==> flow/design.v <==
module vga640x480(
    input wire i_clk,            
    input wire i_pix_stb,        
    input wire i_rst,            
    output wire o_hs,            
    output wire o_vs,            
    output wire o_blanking,      
    output wire o_active,        
    output wire o_screenend,     
    output wire o_animate,       
    output wire [9:0] o_x,       
    output wire [8:0] o_y        
    );
    localparam HS_STA = 16;               
    localparam HS_END = 16 + 96;          
    localparam HA_STA = 16 + 96 + 48;     
    localparam VS_STA = 480 + 10;         
    localparam VS_END = 480 + 10 + 2;     
    localparam VA_END = 480;              
    localparam LINE   = 800;              
    localparam SCREEN = 525;              
    reg [9:0] h_count;   
    reg [9:0] v_count;   
    assign o_hs = ~((h_count >= HS_STA) & (h_count < HS_END));
    assign o_vs = ~((v_count >= VS_STA) & (v_count < VS_END));
    assign o_x = (h_count < HA_STA) ? 0 : (h_count - HA_STA);
    assign o_y = (v_count >= VA_END) ? (VA_END - 1) : (v_count);
    assign o_blanking = ((h_count < HA_STA) | (v_count > VA_END - 1));
    assign o_active = ~((h_count < HA_STA) | (v_count > VA_END - 1)); 
    assign o_screenend = ((v_count == SCREEN - 1) & (h_count == LINE));
    assign o_animate = ((v_count == VA_END - 1) & (h_count == LINE));
    always @ (posedge i_clk)
    begin
        if (i_rst)   
        begin
            h_count <= 0;
            v_count <= 0;
        end
        if (i_pix_stb)   
        begin
            if (h_count == LINE)   
            begin
                h_count <= 0;
                v_count <= v_count + 1;
            end
            else 
                h_count <= h_count + 1;
            if (v_count == SCREEN)   
                v_count <= 0;
        end
    end
endmodule
module blockRunner(
    input wire CLK,              
    input wire RST_BTN,          
    output wire VGA_HS_O,        
    output wire VGA_VS_O,        
    output reg [3:0] VGA_R,      
    output reg [3:0] VGA_G,      
    output reg [3:0] VGA_B,      
    output wire a, ba, c, d, e, f, g,
    output wire a1, ba1, c1, d1, e1, f1, g1,
    output wire a2, ba2, c2, d2, e2, f2, g2,
    output wire a3, ba3, c3, d3, e3, f3, g3,
    input SW0,
    input KEY0,
    input KEY1,
    input KEY2,
    input KEY3
    );
    wire rst = ~RST_BTN;     
    reg [15:0] cnt;
    reg pix_stb;
    always @(posedge CLK)
        if (RST_BTN == 1'b0)
            {pix_stb, cnt} <= 17'd0;
        else
            {pix_stb, cnt} <= cnt + 16'h8000;   
    wire [9:0] x;   
    wire [8:0] y;   
    vga640x480 display (
        .i_clk(CLK),
        .i_pix_stb(pix_stb),
        .i_rst(rst),
        .o_hs(VGA_HS_O),
        .o_vs(VGA_VS_O),
        .o_x(x),
        .o_y(y)
    );
   	wire backDrop, sun, moon, cloud, cloud2, cloud3;
   	assign backDrop = ((x > 0) & (y > 300) & (x < 640) & (y < 477)) ? 1 : 0;
	assign sun = ((x > 475) & (y > 50) & (x < 550) & (y < 125)) ? 1 : 0;
	assign moon = ((x > 475) & (y > 50) & (x < 550) & (y < 125)) ? 1 : 0;
	assign cloud = ((x > cloud1X) & (x < cloud1Width + cloud1X) & (y > 75) & (y < 125)) ? 1 : 0;
	assign cloud2 = ((x > cloud2X) & (x < cloud2Width + cloud2X) & (y > 100) & (y < 150)) ? 1 : 0;
	assign cloud3 = ((x > cloud3X) & (x < cloud3Width + cloud3X) & (y > 85) & (y < 135)) ? 1 : 0;
	assign star = ((x > 20) & (x < 25) & (y > 50) & (y < 55)) ? 1 : 0;
	assign star1 = ((x > 70) & (x < 75) & (y > 125) & (y < 130)) ? 1 : 0;
	assign star2 = ((x > 100) & (x < 105) & (y > 30) & (y < 35)) ? 1 : 0;
	assign star3 = ((x > 150) & (x < 155) & (y > 65) & (y < 70)) ? 1 : 0;
	assign star4 = ((x > 200) & (x < 205) & (y > 20) & (y < 25)) ? 1 : 0;
	assign star5 = ((x > 240) & (x < 245) & (y > 80) & (y < 85)) ? 1 : 0;
	assign star6 = ((x > 300) & (x < 305) & (y > 90) & (y < 95)) ? 1 : 0;
	assign star7 = ((x > 340) & (x < 345) & (y > 40) & (y < 45)) ? 1 : 0;
	assign star8 = ((x > 410) & (x < 415) & (y > 75) & (y < 80)) ? 1 : 0;
	assign star9 = ((x > 450) & (x < 455) & (y > 90) & (y < 95)) ? 1 : 0;
	assign o1left = ((x > 90) & (y > 120) & (x < 120) & (y < 250)) ? 1 : 0;
	assign o1right = ((x > 190) & (y > 120) & (x < 220) & (y < 250)) ? 1 : 0;
	assign o1top = ((x > 90) & (y > 120) & (x < 220) & (y < 150)) ? 1 : 0;
	assign o1bottom = ((x > 90) & (y > 220) & (x < 220) & (y < 250)) ? 1 : 0;
	assign o2left = ((x > 285) & (y > 120) & (x < 315) & (y < 250)) ? 1 : 0;
	assign o2right = ((x > 385 ) & (y > 120) & (x < 415) & (y < 250 )) ? 1 : 0;
	assign o2top = ((x > 285) & (y > 120) & (x < 415) & (y < 150)) ? 1 : 0;
	assign o2bottom = ((x > 285) & (y > 220) & (x < 415) & (y < 250)) ? 1 : 0;
	assign fleft = ((x > 480) & (y > 120) & (x < 510) & (y <  250)) ? 1 : 0;
	assign ftop = ((x > 490) & (y > 120) & (x < 570) & (y < 150)) ? 1 : 0;
	assign fbottom = ((x > 490) & (y > 180) & (x < 550) & (y < 210)) ? 1 : 0;
	reg[9:0] cloud1X, cloud2X, cloud3X;
	reg[9:0] cloud1Width, cloud2Width, cloud3Width;
	reg nightToggle, dayToggle;
always@(posedge CLK)
	begin
		case(s)
			menu: begin
					cloud1X <= 10'd110;
					cloud2X <= 10'd300;
					cloud3X <= 10'd10;
					cloud1Width <= 10'd100;
					cloud2Width <= 10'd100;
					cloud3Width <= 10'd90;
					nightToggle <= 1'd0;
					dayToggle <= 1'd1;
					end
			playingDay: begin
						if(countTime >= 990)
							begin
								cloud1X <= cloud1X + 3'd2;
								cloud2X <= cloud2X + 1'd1;
								cloud3X <= cloud3X + 1'd1;
							end
						if(countDayNight >= 20)
							begin
								nightToggle <= !nightToggle;
								dayToggle <= !dayToggle;
							end
						end
			playingNight: begin
						if(countTime >= 990)
							begin
								cloud1X <= cloud1X + 3'd2;
								cloud2X <= cloud2X + 1'd1;
								cloud3X <= cloud3X + 1'd1;
							end
						if(countDayNight >= 20)
							begin
								nightToggle <= !nightToggle;
								dayToggle <= !dayToggle;
							end
						end		
		endcase
	end
	reg [1:0] s;
	reg [1:0] ns;
	parameter 
		menu = 2'd0,
		lose = 2'd1,
		playingDay = 2'd2,
		playingNight = 2'd3;
always@(posedge CLK or negedge RST_BTN)
begin
	if (RST_BTN == 1'b0)
		begin
			s <= menu;
		end
	else
		begin
			s <= ns;
		end
end
always@(*)
begin
	case(s)
		menu: 	begin
				if(KEY0 == 1'b0)
				begin
					ns = playingDay;
				end
				else
					ns = menu;
				end
		playingDay: begin
				if(hit == 1'b1)
					ns = lose;
				else if(nightToggle)
					ns = playingNight;
				else
					ns = playingDay;
				end
		playingNight: begin
				if(hit == 1'b1)
					ns = lose;
				else if(dayToggle)
					ns = playingDay;
				else
					ns = playingNight;
				end
		lose: begin
				if(KEY1 == 1'b0)
					ns = menu;
				else
					ns = lose;
				end
	endcase
end
sevenSeg ones(oneOut[3], oneOut[2], oneOut[1], oneOut[0], a, ba, c, d, e, f, g);
sevenSeg tens(tenOut[3], tenOut[2], tenOut[1], tenOut[0], a1, ba1, c1, d1, e1, f1, g1);
sevenSeg hunds(hunOut[3], hunOut[2], hunOut[1], hunOut[0], a2, ba2, c2, d2, e2, f2, g2);
sevenSeg thous(thoOut[3], thoOut[2], thoOut[1], thoOut[0], a3, ba3, c3, d3, e3, f3, g3);
reg[3:0] oneCount, oneHi, oneOut;
reg[3:0] tenCount, tenHi, tenOut;
reg[3:0] hunCount, hunHi, hunOut;
reg[3:0] thoCount, thoHi, thoOut;
always@(posedge CLK)
	begin
		if(RST_BTN == 1'b0)
			begin
				oneHi <= 4'd0;
				tenHi <= 4'd0;
				hunHi <= 4'd0;
				thoHi <= 4'd0;
			end
		if(SW0 == 1'b1)
			begin
				oneOut <= oneHi;
				tenOut <= tenHi;
				hunOut <= hunHi;
				thoOut <= thoHi;
			end
		else
			begin
				oneOut <= oneCount;
				tenOut <= tenCount;
				hunOut <= hunCount;
				thoOut <= thoCount;
			end
		case(s)
			menu: begin
					oneCount <= 4'd0;
					tenCount <= 4'd0;
					hunCount <= 4'd0;
					thoCount <= 4'd0;
					end
			playingDay: begin
						if(countTime >= 1_000)
							begin
								oneCount <= oneCount + 1'd1;
								if(oneCount >= 4'd9)
									begin
										tenCount <= tenCount + 1'd1;
										oneCount <= 1'd0;
									end
								if(tenCount > 4'd9)
									begin
										hunCount <= hunCount + 1'd1;
										tenCount <= 1'd0;
									end
								if(hunCount > 4'd9)
									begin
										thoCount <= thoCount + 1'd1;
										hunCount <= 1'd0;
									end
							end
						end
				playingNight: begin
						if(countTime >= 1_000)
							begin
								oneCount <= oneCount + 1'd1;
								if(oneCount >= 4'd9)
									begin
										tenCount <= tenCount + 1'd1;
										oneCount <= 1'd0;
									end
								if(tenCount >= 4'd9)
									begin
										hunCount <= hunCount + 1'd1;
										tenCount <= 1'd0;
									end
								if(hunCount >= 4'd9)
									begin
										thoCount <= thoCount + 1'd1;
										hunCount <= 1'd0;
									end
							end
						end
				lose: begin
						if(thoCount > thoHi)
							begin
								oneHi <= oneCount;
								tenHi <= tenCount;
								hunHi <= hunCount;
								thoHi <= thoCount;
							end
						else if(thoCount == thoHi)
							begin
								if(hunCount > hunHi)
									begin
										oneHi <= oneCount;
										tenHi <= tenCount;
										hunHi <= hunCount;
										thoHi <= thoCount;
									end
								else if(hunCount == hunHi)
									begin
										if(tenCount > tenHi)
											begin
												oneHi <= oneCount;
												tenHi <= tenCount;
												hunHi <= hunCount;
												thoHi <= thoCount;
											end
										else if(tenCount == tenHi)
											begin
												if(oneCount > oneHi)
													begin
														oneHi <= oneCount;
														tenHi <= tenCount;
														hunHi <= hunCount;
														thoHi <= thoCount;
													end
											end
									end
							end
						end				
			endcase
	end
wire bg = ~(backDrop || sun || blocks[0] || blocks[1] || blocks[2] || blocks[3] || dino || cloud || cloud2 || cloud3) && (x >= 1 && x <= 639 && y >= 1 && y <= 479);
always@(*)
	begin
		case(s)
			menu: begin
						VGA_R[3] = backDrop | sun;        
						VGA_G[3] = blocks[0] | blocks[1] | blocks[3] | blocks[2] | sun;  
						VGA_B[3] = dino | bg;         
						VGA_R[2] = backDrop | sun | cloud | cloud2 | cloud3 | bg;         
						VGA_G[2] = blocks[0] | blocks[1] | blocks[3] | blocks[2] | backDrop | sun | cloud | cloud2 | cloud3 | bg;  
						VGA_B[2] = cloud | cloud2 | cloud3 | dino;         
						VGA_R[1] = backDrop | sun | cloud | cloud2 | cloud3 | bg;         
						VGA_G[1] = backDrop | sun | cloud | cloud2 | cloud3 | bg;  
						VGA_B[1] = backDrop | cloud | cloud2 | cloud3 | dino;         
						VGA_R[0] = backDrop | cloud | cloud2 | cloud3;         
						VGA_G[0] = cloud | cloud2 | cloud3;  
						VGA_B[0] = cloud | cloud2 | cloud3 | dino | bg;         
					end
			playingDay: begin
						VGA_R[3] = backDrop | sun;         
						VGA_G[3] = blocks[0] | blocks[1] | blocks[3] | blocks[2] | sun;  
						VGA_B[3] = dino | bg;         
						VGA_R[2] = backDrop | sun | cloud | cloud2 | cloud3 | bg;         
						VGA_G[2] = backDrop | blocks[0] | blocks[1] | blocks[3] | blocks[2] | sun | cloud | cloud2 | cloud3 | bg;  
						VGA_B[2] = dino | cloud | cloud2 | cloud3;         
						VGA_R[1] = backDrop | sun | cloud | cloud2 | cloud3 | bg;         
						VGA_G[1] = backDrop | sun | cloud | cloud2 | cloud3 | bg; 
						VGA_B[1] = backDrop | dino | cloud | cloud2 | cloud3;         
						VGA_R[0] = backDrop | cloud | cloud2 | cloud3;         
						VGA_G[0] = cloud | cloud2 | cloud3;  
						VGA_B[0] = dino | cloud | cloud2 | cloud3 | bg;         
					end
			playingNight: begin
						VGA_R[3] = moon | star | star1 | star2 | star3 | star4 | star5 | star6 | star7 | star8 | star9;
						VGA_G[3] = moon | star | star1 | star2 | star3 | star4 | star5 | star6 | star7 | star8 | star9 | blocks[0] | blocks[1] | blocks[3] | blocks[2];  
						VGA_B[3] = dino | moon | star | star1 | star2 | star3 | star4 | star5 | star6 | star7 | star8 | star9;         
						VGA_R[2] = backDrop | moon | cloud | cloud2 | cloud3 |star | star1 | star2 | star3 | star4 | star5 | star6 | star7 | star8 | star9;         
						VGA_G[2] = backDrop | moon | cloud | cloud2 | cloud3 | star | star1 | star2 | star3 | star4 | star5 | star6 | star7 | star8 | star9 | blocks[0] | blocks[1] | blocks[3] | blocks[2];  
						VGA_B[2] = dino | cloud | cloud2 | cloud3 | moon | star | star1 | star2 | star3 | star4 | star5 | star6 | star7 | star8 | star9;         
						VGA_R[1] = backDrop | moon | cloud | cloud2 | cloud3 | star | star1 | star2 | star3 | star4 | star5 | star6 | star7 | star8 | star9;         
						VGA_G[1] = backDrop | moon | cloud | cloud2 | cloud3 | star | star1 | star2 | star3 | star4 | star5 | star6 | star7 | star8 | star9; 
						VGA_B[1] = backDrop | dino | cloud | cloud2 | cloud3 | moon | star | star1 | star2 | star3 | star4 | star5 | star6 | star7 | star8 | star9;         
						VGA_R[0] = backDrop | cloud | cloud2 | cloud3 | moon | star | star1 | star2 | star3 | star4 | star5 | star6 | star7 | star8 | star9;         
						VGA_G[0] = cloud | cloud2 | cloud3 | moon | star | star1 | star2 | star3 | star4 | star5 | star6 | star7 | star8 | star9;  
						VGA_B[0] = dino | cloud | cloud2 | cloud3 | moon | star | star1 | star2 | star3 | star4 | star5 | star6 | star7 | star8 | star9;         
						end
			lose: begin
						VGA_R[0] = backDrop;         
						VGA_G[0] = blocks[0] | blocks[1] | blocks[3] | blocks[2];  
						VGA_B[0] = 0;         
						VGA_R[1] = backDrop | o1left | o1right | o1bottom | o1top | o2left | o2right | o2top | o2bottom | fleft | ftop | fbottom;         
						VGA_G[1] = 0;  
						VGA_B[1] = 0;        
						VGA_R[2] = backDrop;         
						VGA_G[2] = 0; 
						VGA_B[2] = 0;         
						VGA_R[3] = backDrop | o1left | o1right | o1bottom | o1top | o2left | o2right | o2top | o2bottom | fleft | ftop | fbottom;         
						VGA_G[3] = 0;  
						VGA_B[3] = 0;         
					end
		endcase
end
wire dino;
reg[9:0] dinoX;
reg[8:0] dinoY;
reg[9:0] dinoWidth;
reg[8:0] dinoHeight;
reg[1:0] direction;
reg[7:0] speedD;
reg[19:0] count;
reg[7:0] count2;
reg st_count2;
always@(posedge CLK)
	begin
		case(s)
		menu: 		begin
					dinoX <= 75;
					dinoWidth <= 15;
					dinoHeight <= 40;			
				end
		playingDay: begin
			if(KEY2 == 1'b0)  
				begin
					dinoX <= 75;
					dinoWidth <= 15;
					dinoHeight <= 20;
					speedD <= 2;
				end
			else 
				begin
					dinoX <= 75;
					dinoWidth <= 15;
					dinoHeight <= 40;
					speedD <= 2;
				end
			end
		playingNight: begin
			if(KEY2 == 1'b0)  
				begin
					dinoX <= 75;
					dinoWidth <= 15;
					dinoHeight <= 20;
					speedD <= 2;
				end
			else 
				begin
					dinoX <= 75;
					dinoWidth <= 15;
					dinoHeight <= 40;
					speedD <= 2;
				end
			end
		endcase
	end
always@(posedge CLK)
	begin
		if(RST_BTN == 1'b0)
			begin
				count <= 20'd0;
				count2 <= 8'd0;
				st_count2 <= 1'b0;
			end
		else
		begin
		if(count == 20'd5000)
			begin
				count <= 20'd0;
			end
		else
			begin
				count <= count + 20'd1;
			end
		if (st_count2 == 1'b1)
			begin
				if (count2 <= 8'd90)
					begin
						if (count == 20'd5000)
							begin
								count2 <= count2 + 1'b1;
							end
					end
				else
					begin
						st_count2 <= 1'b0;
						count2 <= 8'd0;
					end
			end
		case(s)
			playingDay: begin
						if(KEY3 == 1'b0)
							begin
								st_count2 <= 1'b1;
							end
						else if(KEY2 == 1'b0 && st_count2 == 1'b1)
							begin
								count2 <= 8'd90;
							end
						end
			playingNight: begin
						if(KEY3 == 1'b0)
							begin
								st_count2 <= 1'b1;
							end
						else if(KEY2 == 1'b0 && st_count2 == 1'b1)
							begin
								count2 <= 8'd90;
							end
						end
		endcase
		end
end
assign dino = ((x > dinoX) & (x < dinoWidth + dinoX) & (y > dinoY) & (y < dinoHeight + dinoY)) ? 1 : 0;
always@(posedge CLK)
	begin
		case(s)
			menu: begin
					dinoY <= 260;
					direction <= 2'd3;
					end
			playingDay: begin
					if(count == 20'd5000)  
						begin
							if(direction == 2'b1)
								begin
									dinoY <= dinoY - speedD;
								end
							else if(direction == 2'd2)
								begin
									dinoY <= dinoY + speedD;
								end
							else if (direction == 2'd3)
								begin
									dinoY <= dinoY;
								end
							if(count2 > 8'd0 && count2 <= 8'd45)
								begin
									direction <= 2'b1;
								end
							else if(count2 >= 8'd45 && count2 <= 8'd90)
								begin
									direction <= 2'd2;
								end
							else if(count2 == 8'd0)
								begin
									direction <= 2'd3;
								end
							end
							else if(KEY2 == 1'b0  && (count2 >= 90 || count2 == 0))  
								begin
									dinoY <= 280;
								end
							else if(count2 >= 90 || count2 == 0)
								begin
									dinoY <= 260;
								end
						end
			playingNight: begin
					if(count == 20'd5000)  
						begin
							if(direction == 2'b1)
								begin
									dinoY <= dinoY - speedD;
								end
							else if(direction == 2'd2)
								begin
									dinoY <= dinoY + speedD;
								end
							else if (direction == 2'd3)
								begin
									dinoY <= dinoY;
								end
							if(count2 > 8'd0 && count2 <= 8'd45)
								begin
									direction <= 2'b1;
								end
							else if(count2 >= 8'd45 && count2 <= 8'd90)
								begin
									direction <= 2'd2;
								end
							else if(count2 == 8'd0)
								begin
									direction <= 2'd3;
								end
							end
							else if(KEY2 == 1'b0  && (count2 >= 90 || count2 == 0))
								begin
									dinoY <= 280;
								end
							else if(count2 >= 90 || count2 == 0)
								begin
									dinoY <= 260;
								end
					end
		endcase
end
	randomBlock randGen(CLK, rstRand, rstSeed, seed, ranHeight, ranWidth, ranY);
	reg rstRand;
	wire[3:0] blocks;
	reg[9:0] b1X, b2X, b3X, b4X;
	reg[8:0] b1Y, b2Y, b3Y, b4Y;
	wire[8:0] ranY;
	reg[9:0] b1Width, b2Width, b3Width, b4Width;
	wire[8:0] ranWidth;
	reg[8:0] b1Height, b2Height, b3Height, b4Height;
	wire[8:0] ranHeight;
	reg[7:0] speedB;
	reg[19:0] countB1, countB2;
	reg[25:0] countTime;
	reg[5:0] countTime2, countDayNight;
	assign blocks[0] = ((x > b1X) & (x < b1Width + b1X) & (y > b1Y) & (y < b1Height + b1Y)) ? 1 : 0;
	assign blocks[1] = ((x > b2X) & (x < b2Width + b2X) & (y > b2Y) & (y < b2Height + b2Y)) ? 1 : 0;
	assign blocks[2] = ((x > b3X) & (x < b3Width + b3X) & (y > b3Y) & (y < b3Height + b3Y)) ? 1 : 0;
	assign blocks[3] = ((x > b4X) & (x < b4Width + b4X) & (y > b4Y) & (y < b4Height + b4Y)) ? 1 : 0;
always@(posedge CLK) 
	begin
		if(RST_BTN == 1'b0)
			begin
				countTime <= 26'd0;
				countB1 <= 20'd0;
			end
		case(s)
			menu: begin
				b1Width <= 20;
				b2Width <= 20;
				b3Width <= 20;
				b4Width <= 25;
				b1Height <= 20;
				b2Height <= 40;
				b3Height <= 30;
				b4Height <= 10;
				b1Y <= 280;
				b2Y <= 260;
				b3Y <= 270;
				b4Y <= 260;
				b1X <= 10;
				b2X <= 690;
				b3X <= 460;
				b4X <= 230;
				speedB <= 1;
				countTime2 <= 1'd0;
				countDayNight <= 1'd0;
				rstRand <= 1'b0;
				end
			playingDay:	begin
					rstRand <= 1'b1;				
					if(blocks[0] == 1'b1 && (b1X < 1 || b1X > 679))
						begin
							b2Width <= ranWidth;
							b2Height <= ranHeight;
							b2Y <= ranY;
						end
					if(blocks[1] == 1'b1 && (b2X < 1 || b2X > 679))
						begin
							b3Width <= ranWidth;
							b3Height <= ranHeight;
							b3Y <= ranY;
						end
					if(blocks[2] == 1'b1 && (b3X < 1 || b3X > 679))
						begin
							b4Width <= ranWidth;
							b4Height <= ranHeight;
							b4Y <= ranY;
						end
					if(blocks[3] == 1'b1 && (b4X < 1 || b4X > 679))
						begin
							b1Width <= ranWidth;
							b1Height <= ranHeight;
							b1Y <= ranY;
						end
					countTime <= countTime + 1'd1;
					countB1 <= countB1 + 1'd1;
					if(countB1 == 20'd5000)
						begin
							b1X <= b1X - speedB;
							b2X <= b2X - speedB;
							b3X <= b3X - speedB;
							b4X <= b4X - speedB;
							countB1 <= 20'd0;
						end
					if(countTime >= 1_000)
						begin
							countTime <= 0;
							countTime2 <= countTime2 + 1'd1;
							countDayNight <= countDayNight + 1'd1;
						end
					if(countTime2 >= 5'd30 && speedB <= 5'd3)
						begin
							speedB <= speedB + 1'd1;
							countTime2 <= 1'd0;
						end
					if(countDayNight >= 5'd20)
						begin
							countDayNight <= 5'd0;
						end
				end
			playingNight:	begin
					rstRand <= 1'b1;
					if(blocks[0] == 1'b1 && (b1X < 1 || b1X > 679))
						begin
							b1Width <= ranWidth;
							b1Height <= ranHeight;
							b1Y <= ranY;
						end
					if(blocks[1] == 1'b1 && (b2X < 1 || b2X > 679))
						begin
							b2Width <= ranWidth;
							b2Height <= ranHeight;
							b2Y <= ranY;
						end
					if(blocks[2] == 1'b1 && (b3X < 1 || b3X > 679))
						begin
							b3Width <= ranWidth;
							b3Height <= ranHeight;
							b3Y <= ranY;
						end
					if(blocks[3] == 1'b1 && (b4X < 1 || b4X > 679))
						begin
							b4Width <= ranWidth;
							b4Height <= ranHeight;
							b4Y <= ranY;
						end
					countTime <= countTime + 1'd1;
					countB1 <= countB1 + 1'd1;
					if(countB1 == 20'd5000)
						begin
							b1X <= b1X - speedB;
							b2X <= b2X - speedB;
							b3X <= b3X - speedB;
							b4X <= b4X - speedB;
							countB1 <= 20'd0;
						end
					if(countTime >= 1_000)
						begin
							countTime <= 0;
							countTime2 <= countTime2 + 1'd1;
							countDayNight <= countDayNight + 1'd1;
						end
					if(countTime2 >= 5'd30 && speedB <= 5'd3)
						begin
							speedB <= speedB + 1'd1;
							countTime2 <= 1'd0;
						end
					if(countDayNight >= 5'd20)
						begin
							countDayNight <= 5'd0;
						end
				end
		endcase
	end
reg[2:0] seedCount, seed;
reg rstSeed;
always@(posedge CLK)
	begin
		case(s)
			menu: begin
					rstSeed <= 1'b1;
					seedCount <= 1'b0;
					end
			playingDay: begin
							rstSeed <= 1'b1;
							seedCount <= seedCount + 1'd1;
							if(seedCount >= 3'd8)
								begin
									seedCount <= 3'd0;
								end
							if(KEY3 == 1'b0 || KEY2 == 1'b0)
								begin
									rstSeed <= 1'b0;
									seed <= seedCount;
								end
							end
			playingNight: begin
							rstSeed <= 1'b1;
							seedCount <= seedCount + 1'd1;
							if(seedCount >= 3'd8)
								begin
									seedCount <= 3'd0;
								end
							if(KEY3 == 1'b0 || KEY2 == 1'b0)
								begin
									rstSeed <= 1'b0;
									seed <= seedCount;
								end
							end
		endcase
	end
wire hit;
assign hit = ((dino && blocks[0]) || (dino && blocks[1]) || (dino && blocks[3]) || (dino && blocks[2]));
endmodule
module sevenSeg(a, b, c, d, o1, o2, o3, o4, o5, o6, o7);
	input a, b, c, d; 
	output o1, o2, o3, o4, o5, o6, o7;
	assign o1 =~((~b&~d) | (~a&c) | (b&c) | (a&~d) | (~a&b&d) | (a&~b&~c));
	assign o2 =~((~a&~b) | (~b&~d) | (~a&~c&~d) | (~a&c&d) | (a&~c&d));
	assign o3 =~((~a&~c) | (~a&d) | (~c&d) | (~a&b) | (a&~b));
	assign o4 =~((~a&~b&~d) | (~b&c&d) | (b&~c&d) | (b&c&~d) | (a&~c&~d));
	assign o5 =~((~b&~d) | (c&~d) | (a&c) | (a&b));
	assign o6 =~((~c&~d) | (b&~d) | (a&~b) | (a&c) | (~a&b&~c));
	assign o7 =~((~b&c) | (c&~d) | (a&~b) | (a&d) | (~a&b&~c));
endmodule 
module linearFeedShiftReg(
input clk, rst, rstSeed,
input[2:0] seed,
output reg[2:0] out
);
always@(posedge clk)
	begin
		if(rst == 1'b0)
			out <= seed;
		else
			out <= {out[1]^out[2], out[2:0]};
	end
endmodule
module randomBlock(
input clk, rst, rstSeed,
input[2:0] seed,
output reg[5:0] height, width,
output reg[8:0] yVal
);
reg[2:0] S, NS;
wire[2:0] out;
linearFeedShiftReg regboi(clk, rstSeed, seed, out);
parameter
	blockT1 = 3'b000,
	blockT2 = 3'b001,
	blockT3 = 3'b010,
	blockT4 = 3'b011,
	blockT5 = 3'b100,
	blockT6 = 3'b101,
	blockT7 = 3'b110,
	blockT8 = 3'b111;
always@(posedge clk or negedge rst)
	begin
		if(rst == 1'b0)
			S <= blockT1;
		else
			S <= NS;
	end
always@(posedge clk)
	begin
		case(S)
			blockT1: begin
						height <= 6'd20;
						width <= 6'd20;
						yVal <= 9'd280;
						NS <= blockT2;
						end
			blockT2: begin
						height <= 6'd40;
						width <= 6'd15;
						yVal <= 9'd260;
						NS <= blockT3;
						end
			blockT3: begin
						height <= 6'd30;
						width <= 6'd10;
						yVal <= 9'd270;
						NS <= blockT4;
						end
			blockT4: begin
						height <= 6'd40;
						width <= 6'd20;
						yVal <= 9'd260;
						NS <= blockT5;
						end
			blockT5: begin
						height <= 6'd35;
						width <= 6'd20;
						yVal <= 9'd265;
						NS <= blockT6;
						end
			blockT6: begin
						height <= 6'd10;
						width <= 6'd25;
						yVal <= 9'd270;
						NS <= blockT7;
						end
			blockT7: begin
						height <= 6'd10;
						width <= 6'd25;
						yVal <= 9'd280;
						NS <= blockT8;
						end
			blockT8: begin
						height <= 6'd10;
						width <= 6'd25;
						yVal <= 9'd260;
						NS <= blockT1;
						end
			default: NS <= out;
		endcase
	end
endmodule
# Reports on blockRunner
# The steps from the RTL of blockRunner to its reports follow in flow order.
# Line numbers count from 1 in the design file above.
# Library cell names are shortened.
# The mark - stands for no value.
[inputs] top_module="blockRunner" clk_port="CLK" lib="sky130hd" corner="tt_025C_1v80"

# Word level
# Counts by Yosys on the flattened word-level netlist (proc, flatten, opt, wreduce; memories kept). Register bits leave out memories and registers merged into their read ports (data or address). Print and check cells are left out.
# Memory sizes are those after Yosys's memory passes, which may raise the word count (mostly to a power of two), join words into wider ones and drop unused or constant bits.
[bits] register_bits=405 rom_bits=152 clocked_rd_ports_x_width=19 memories=1 in_bits=7 output_inout_bits=42 elab_cells=1026
[mem_list] name="(name not given)" words=8 width=19 rd=1 wr=0 line=836 source="case(S)"
[op_classes] add_sub_neg=36 compare=129 eq_ne=39 mux=200 n_logic=509 n_reduce_logical=59
[ops] operator="OR 1 bit" count=247
[ops] operator="2-to-1 mux 4 bit" count=57
[ops] operator="parallel mux 9 bit (select 3 bit)" count=8
[ops] operator="AND 1 bit" count=213
[ops] operator="2-to-1 mux 10 bit" count=19
[ops] operator="parallel mux 10 bit (select 2 bit)" count=7
[ops] operator="2-to-1 mux 9 bit" count=14
[ops] operator="parallel mux 10 bit (select 3 bit)" count=4
[ops] operator="> comparator 10 x 9 -> 1 bit (second input constant)" count=9
[ops] operator="2-to-1 mux 26 bit" count=3
[ops] operator="> comparator 9 x 7 -> 1 bit (second input constant)" count=8
[ops] operator="> comparator 10 bit" count=7
[ops] operator="less-than comparator 10 bit" count=7
[ops] operator="less-than comparator 10 x 9 -> 1 bit (second input constant)" count=7
[ops] operator="2-to-1 mux 20 bit" count=3
[ops] operator="2-to-1 mux 8 bit" count=7
[ops] operator="greater-or-equal comparator 26 x 10 -> 1 bit (second input constant)" count=2
[ops] operator="less-than comparator 10 x 7 -> 1 bit (second input constant)" count=5
[ops] operator="less-than comparator 10 x 8 -> 1 bit (second input constant)" count=5
[ops] operator="inverter 1 bit" count=49
[ops] operator="less-than comparator 9 x 7 -> 1 bit (second input constant)" count=5
[ops] operator="less-than comparator 9 x 8 -> 1 bit (second input constant)" count=5
[ops] operator="adder 9 bit" count=5
[ops] operator="> comparator 9 bit" count=5
[ops] operator="less-than comparator 9 bit" count=5
[ops] operator="adder 10 x 1 -> 10 bit (second input constant)" count=4
[ops] operator="less-than comparator 10 x 1 -> 1 bit (second input constant)" count=4
[ops] operator="adder 10 bit" count=4
# Not listed: further kinds 77, cells in them 254.

# Longest topological paths
# Yosys ltp: most cells in a row. Word level: on the elaborated netlist, between registers, memories and ports. Mapped: between sequential cells and ports; inverters and the memories' decode and read muxes count.
[logic_depth] depth_word=26 ABC_AREA=0 depth_mapped=20 depth_no_buf=18

# Synthesis result
# Yosys stat after the flow's synthesis: flattened, memories mapped to cells. It holds for the ABC_AREA given above (unset counts as 0); a run with the other value may have another netlist.
[by_type] type="edfxtp_1" count=233 type_area_um2=6996.71
[by_type] type="ha_1" count=305 type_area_um2=3816.16
[by_type] type="dfxtp_1" count=92 type_area_um2=1.84E+03
[by_type] type="xnor2_1" count=139 type_area_um2=1.22E+03
[by_type] type="nor2_1" count=277 type_area_um2=1.04E+03
[by_type] type="inv_1" count=256 type_area_um2=960.922
[by_type] type="a21oi_1" count=165 type_area_um2=825.792
[by_type] type="o21ai_0" count=160 type_area_um2=800.768
[by_type] type="nand2_1" count=200 type_area_um2=750.72
[by_type] type="xor2_1" count=53 type_area_um2=464.195
[by_type] type="nand3_1" count=90 type_area_um2=450.432
[by_type] type="nor3_1" count=67 type_area_um2=335.322
[by_type] type="a21o_1" count=41 type_area_um2=307.795
[by_type] type="nand4_1" count=48 type_area_um2=300.288
[by_type] type="clkbuf_1" count=79 type_area_um2=296.534
[by_type] type="nor2b_1" count=46 type_area_um2=287.776
[by_type] type="fa_1" count=14 type_area_um2=280.269
[by_type] type="nand2b_1" count=40 type_area_um2=250.24
# Not listed: further types 74, cells in them 519.
[synth_totals] mapped_cells=2824 area_um2=25356.8 sequential_area_um2=9014.9 flip_flops=332 buffers=99
# The figures by module come from a second, unflattened synthesis with its own total; it is not the netlist above.
[hier_totals] hier_cells=2887 hier_area_um2=27018.4
# Each row is one instance without its submodules.
[by_module] mod="blockRunner" instances=1 cells=2527 area_um2=23905.4 seq_area_um2=8909.8
[by_module] mod="vga640x480" instances=1 cells=177 area_um2=1498.9 seq_area_um2=500.5
[by_module] mod="sevenSeg" instances=4 cells=32 area_um2=230.2 seq_area_um2=0.0
[by_module] mod="randomBlock" instances=1 cells=55 area_um2=693.2 seq_area_um2=415.4

# Timing after synthesis
# OpenSTA on the mapped netlist: ideal clock, no wires. The path of least setup slack (recovery checks aside). Input and output delay are each 20% of the period. Register names are those of the netlist, which keeps one name where synthesis merged equal registers.
[synth_path] kind="reg2out" from="reg display.h_count[5]" to="out VGA_R[2]" tclk_ns=10.0 output_delay_ns=2.000 launch_ns=0.000 t_arrival_ns=4.664 required_time_ns=8.000 path_slack_ns=3.336 delay_ns=4.664 path_stages=19 n_path_buf=5 period_less_setup_slack_ns=6.664
# "delay_ns" is the arrival time less input delay plus setup time.
# A path that ends at an output port has no setup time.
# "path_stages": output pins that drive a net of the path, with the launching flip-flop's if there is one; two outputs of one cell count as two.
# "period_less_setup_slack_ns" is the clock period less the worst setup slack; recovery checks do not enter. This is arithmetic on one report: input and output delays are still those of the set period (20% each).
# The rows between start and end are the longest chain of elaborated cells between them; the timing report does not say that the signal goes this way. Where chains are equally long, one stands for them.
# Each line given opens the expression or statement behind the cell; cells for indexed reads and writes are added by Yosys, which also makes memories of some case tables.
# At most two assigning lines are given for a register; there are more.
[synth_between] path_cell_list="edfxtp_1 buf_2 clkbuf_1 buf_1 inv_1 ha_1 clkbuf_1 buf_2 nand2_1 o2bb2ai_1 ha_1 nand4_1 nor2_1 a2111o_1 a2111oi_0 a311oi_4 nor3b_2 o21a_1 o21ai_0" elab_chain_len=22 cone_cells=155 classes_between="1 x add/sub; 43 x compare; 22 x mux; 76 x logic; 13 x reduce/logical"
[synth_lines] element="start, declared" line=22 source="reg [9:0] h_count;"
[synth_lines] element="start, assigned" line=36 source="h_count <= 0;"
[synth_lines] element="start, assigned" line=47 source="h_count <= h_count + 1;"
[synth_lines] element="less-than comparator 10 x 8 -> 1 bit" line=26 source="assign o_x = (h_count < HA_STA) ? 0 : (h_count - HA_STA);"
[synth_lines] element="2-to-1 mux 10 bit" line=26
[synth_lines] element="> comparator 10 x 1 -> 1 bit" line=91 source="assign backDrop = ((x > 0) & (y > 300) & (x < 640) & (y < 477)) ? 1 : 0;"
[synth_lines] element="AND 1 bit (3 in a row)" line=91
[synth_lines] element="2-to-1 mux 1 bit" line=91
[synth_lines] element="OR 1 bit (14 in a row)" line=372 source="VGA_R[2] = backDrop | moon | cloud | cloud2 | cloud3 |star | star1 | star2 | star3 | star4 | star5 | star6 | s ..."
[synth_lines] element="parallel mux 1 bit (select 3 bit)" line=339 source="case(s)"
[synth_lines] element="end, declared" line=58 source="output reg [3:0] VGA_R,"

# Timing after layout
# Path of least setup slack in the final report of stored run 2 (OpenROAD, finished layout, wires in). Where an end is a register, its clock arrival counts in the times.
[layout_path] kind="reg2out" from="reg display.v_count[6]" to="out VGA_B[0]" tclk_ns=10.0 output_delay_ns=2.00 launch_ns=0.60 t_arrival_ns=5.87 required_time_ns=8.00 path_slack_ns=2.13 path_stages=14 n_path_buf=3
# The rows between start and end are the longest chain of elaborated cells between them; the timing report does not say that the signal goes this way. Where chains are equally long, one stands for them.
# At most two assigning lines are given for a register; there are more.
[layout_between] path_cell_list="dfxtp_1 a41o_1 nor2_1 buf_4 inv_1 a21oi_1 o311ai_0 buf_4 a211oi_1 a311oi_4 nor3b_2 nand4bb_1 a41oi_1 clkdlybuf4s50_1" elab_chain_len=21 cone_cells=134 classes_between="38 x compare; 22 x mux; 62 x logic; 12 x reduce/logical"
[layout_lines] element="start, declared" line=23 source="reg [9:0] v_count;"
[layout_lines] element="start, assigned" line=37 source="v_count <= 0;"
[layout_lines] element="start, assigned" line=44 source="v_count <= v_count + 1;"
[layout_lines] element="greater-or-equal comparator 10 x 9 -> 1 bit" line=27 source="assign o_y = (v_count >= VA_END) ? (VA_END - 1) : (v_count);"
[layout_lines] element="2-to-1 mux 9 bit" line=27
[layout_lines] element="> comparator 9 bit" line=507 source="assign dino = ((x > dinoX) & (x < dinoWidth + dinoX) & (y > dinoY) & (y < dinoHeight + dinoY)) ? 1 : 0;"
[layout_lines] element="AND 1 bit (2 in a row)" line=507
[layout_lines] element="2-to-1 mux 1 bit" line=507
[layout_lines] element="OR 1 bit (14 in a row)" line=380 source="VGA_B[0] = dino | cloud | cloud2 | cloud3 | moon | star | star1 | star2 | star3 | star4 | star5 | star6 | star ..."
[layout_lines] element="parallel mux 1 bit (select 4 bit)" line=339 source="case(s)"
[layout_lines] element="end, declared" line=60 source="output reg [3:0] VGA_B,"

Measured data: module blockRunner, platform sky130hd, 6 stored runs of the flow under differing settings, order arbitrary. Input and output delays are each 20% of the period that was set; the output load is 0.01 pF.
"worst setup path time" means the part of the period allowed to the worst setup path (the constraints hold back 20% at inputs and 20% at outputs) less its slack; where the path has registers, the arrival times of their clocks count too.
"power" is the tool's figure for a default switching activity; nothing was simulated.
[stored run 1] settings: CAP_MARGIN=15, CELL_PAD_IN_SITES_DETAIL_PLACEMENT=2, CORE_MARGIN=8, CORE_UTILIZATION=68, CTS_CLUSTER_DIAMETER=291, MAX_ROUTING_LAYER=met4, MIN_ROUTING_LAYER=met1, PLACE_DENSITY_LB_ADDON=0.05, TNS_END_PERCENT=60, period_ns=10.0, SLEW_MARGIN=20
[stored run 1] result: did not finish, placement stopped with DPL-0033
[stored run 2] settings: CAP_MARGIN=35, CELL_PAD_IN_SITES_DETAIL_PLACEMENT=2, CORE_MARGIN=8, CORE_UTILIZATION=40, MAX_ROUTING_LAYER=met4, SETUP_SLACK_MARGIN=2.19, SLEW_MARGIN=0, period_ns=10.0
[stored run 2] result: chip area after synthesis (Yosys) 25356.8 um2, die area 71703.5 um2, standard-cell area of the final layout 28830.2 um2, worst setup slack after layout 2.125 ns, total negative slack 0.000 ns, power 9.276 mW, worst setup path time 5.87 ns, worst setup path kind reg2out
[stored run 3] settings: CAP_MARGIN=35, CELL_PAD_IN_SITES_DETAIL_PLACEMENT=2, CORE_UTILIZATION=40, SETUP_SLACK_MARGIN=2.19, period_ns=10.0, CORE_MARGIN=2, SLEW_MARGIN=20
[stored run 3] result: chip area after synthesis (Yosys) 25356.8 um2, die area 65420.9 um2, standard-cell area of the final layout 28920.2 um2, worst setup slack after layout 1.769 ns, total negative slack 0.000 ns, power 9.617 mW, worst setup path time 6.23 ns, worst setup path kind reg2out
[stored run 4] settings: CAP_MARGIN=5, CELL_PAD_IN_SITES_GLOBAL_PLACEMENT=1, CORE_ASPECT_RATIO=0.53, CORE_UTILIZATION=28, GPL_TIMING_DRIVEN=1, MAX_ROUTING_LAYER=met4, SETUP_SLACK_MARGIN=2.27, TNS_END_PERCENT=35, period_ns=9.35, CORE_MARGIN=2, SLEW_MARGIN=20
[stored run 4] result: chip area after synthesis (Yosys) 25356.8 um2, die area 93104.7 um2, standard-cell area of the final layout 29092.9 um2, worst setup slack after layout 2.283 ns, total negative slack 0.000 ns, power 8.595 mW, worst setup path time 5.20 ns, worst setup path kind reg2out
[stored run 5] settings: ABC_AREA=1, CAP_MARGIN=35, CELL_PAD_IN_SITES_DETAIL_PLACEMENT=2, CORE_MARGIN=8, CORE_UTILIZATION=40, CTS_CLUSTER_SIZE=84, MAX_ROUTING_LAYER=met4, SETUP_SLACK_MARGIN=-0.68, SLEW_MARGIN=0, period_ns=10.0
[stored run 5] result: chip area after synthesis (Yosys) 25892.3 um2, die area 73127.0 um2, standard-cell area of the final layout 28896.5 um2, worst setup slack after layout 1.906 ns, total negative slack 0.000 ns, power 9.785 mW, worst setup path time 6.09 ns, worst setup path kind reg2out
[stored run 6] settings: CORE_UTILIZATION=31, CTS_CLUSTER_DIAMETER=96, PLACE_DENSITY=0.61, SETUP_SLACK_MARGIN=0.03, period_ns=5.82, CAP_MARGIN=20, CORE_MARGIN=2, SLEW_MARGIN=20
[stored run 6] result: chip area after synthesis (Yosys) 25356.8 um2, die area 84100.0 um2, standard-cell area of the final layout 29383.2 um2, worst setup slack after layout 0.197 ns, total negative slack 0.000 ns, power 13.593 mW, worst setup path time 4.46 ns, worst setup path kind reg2out
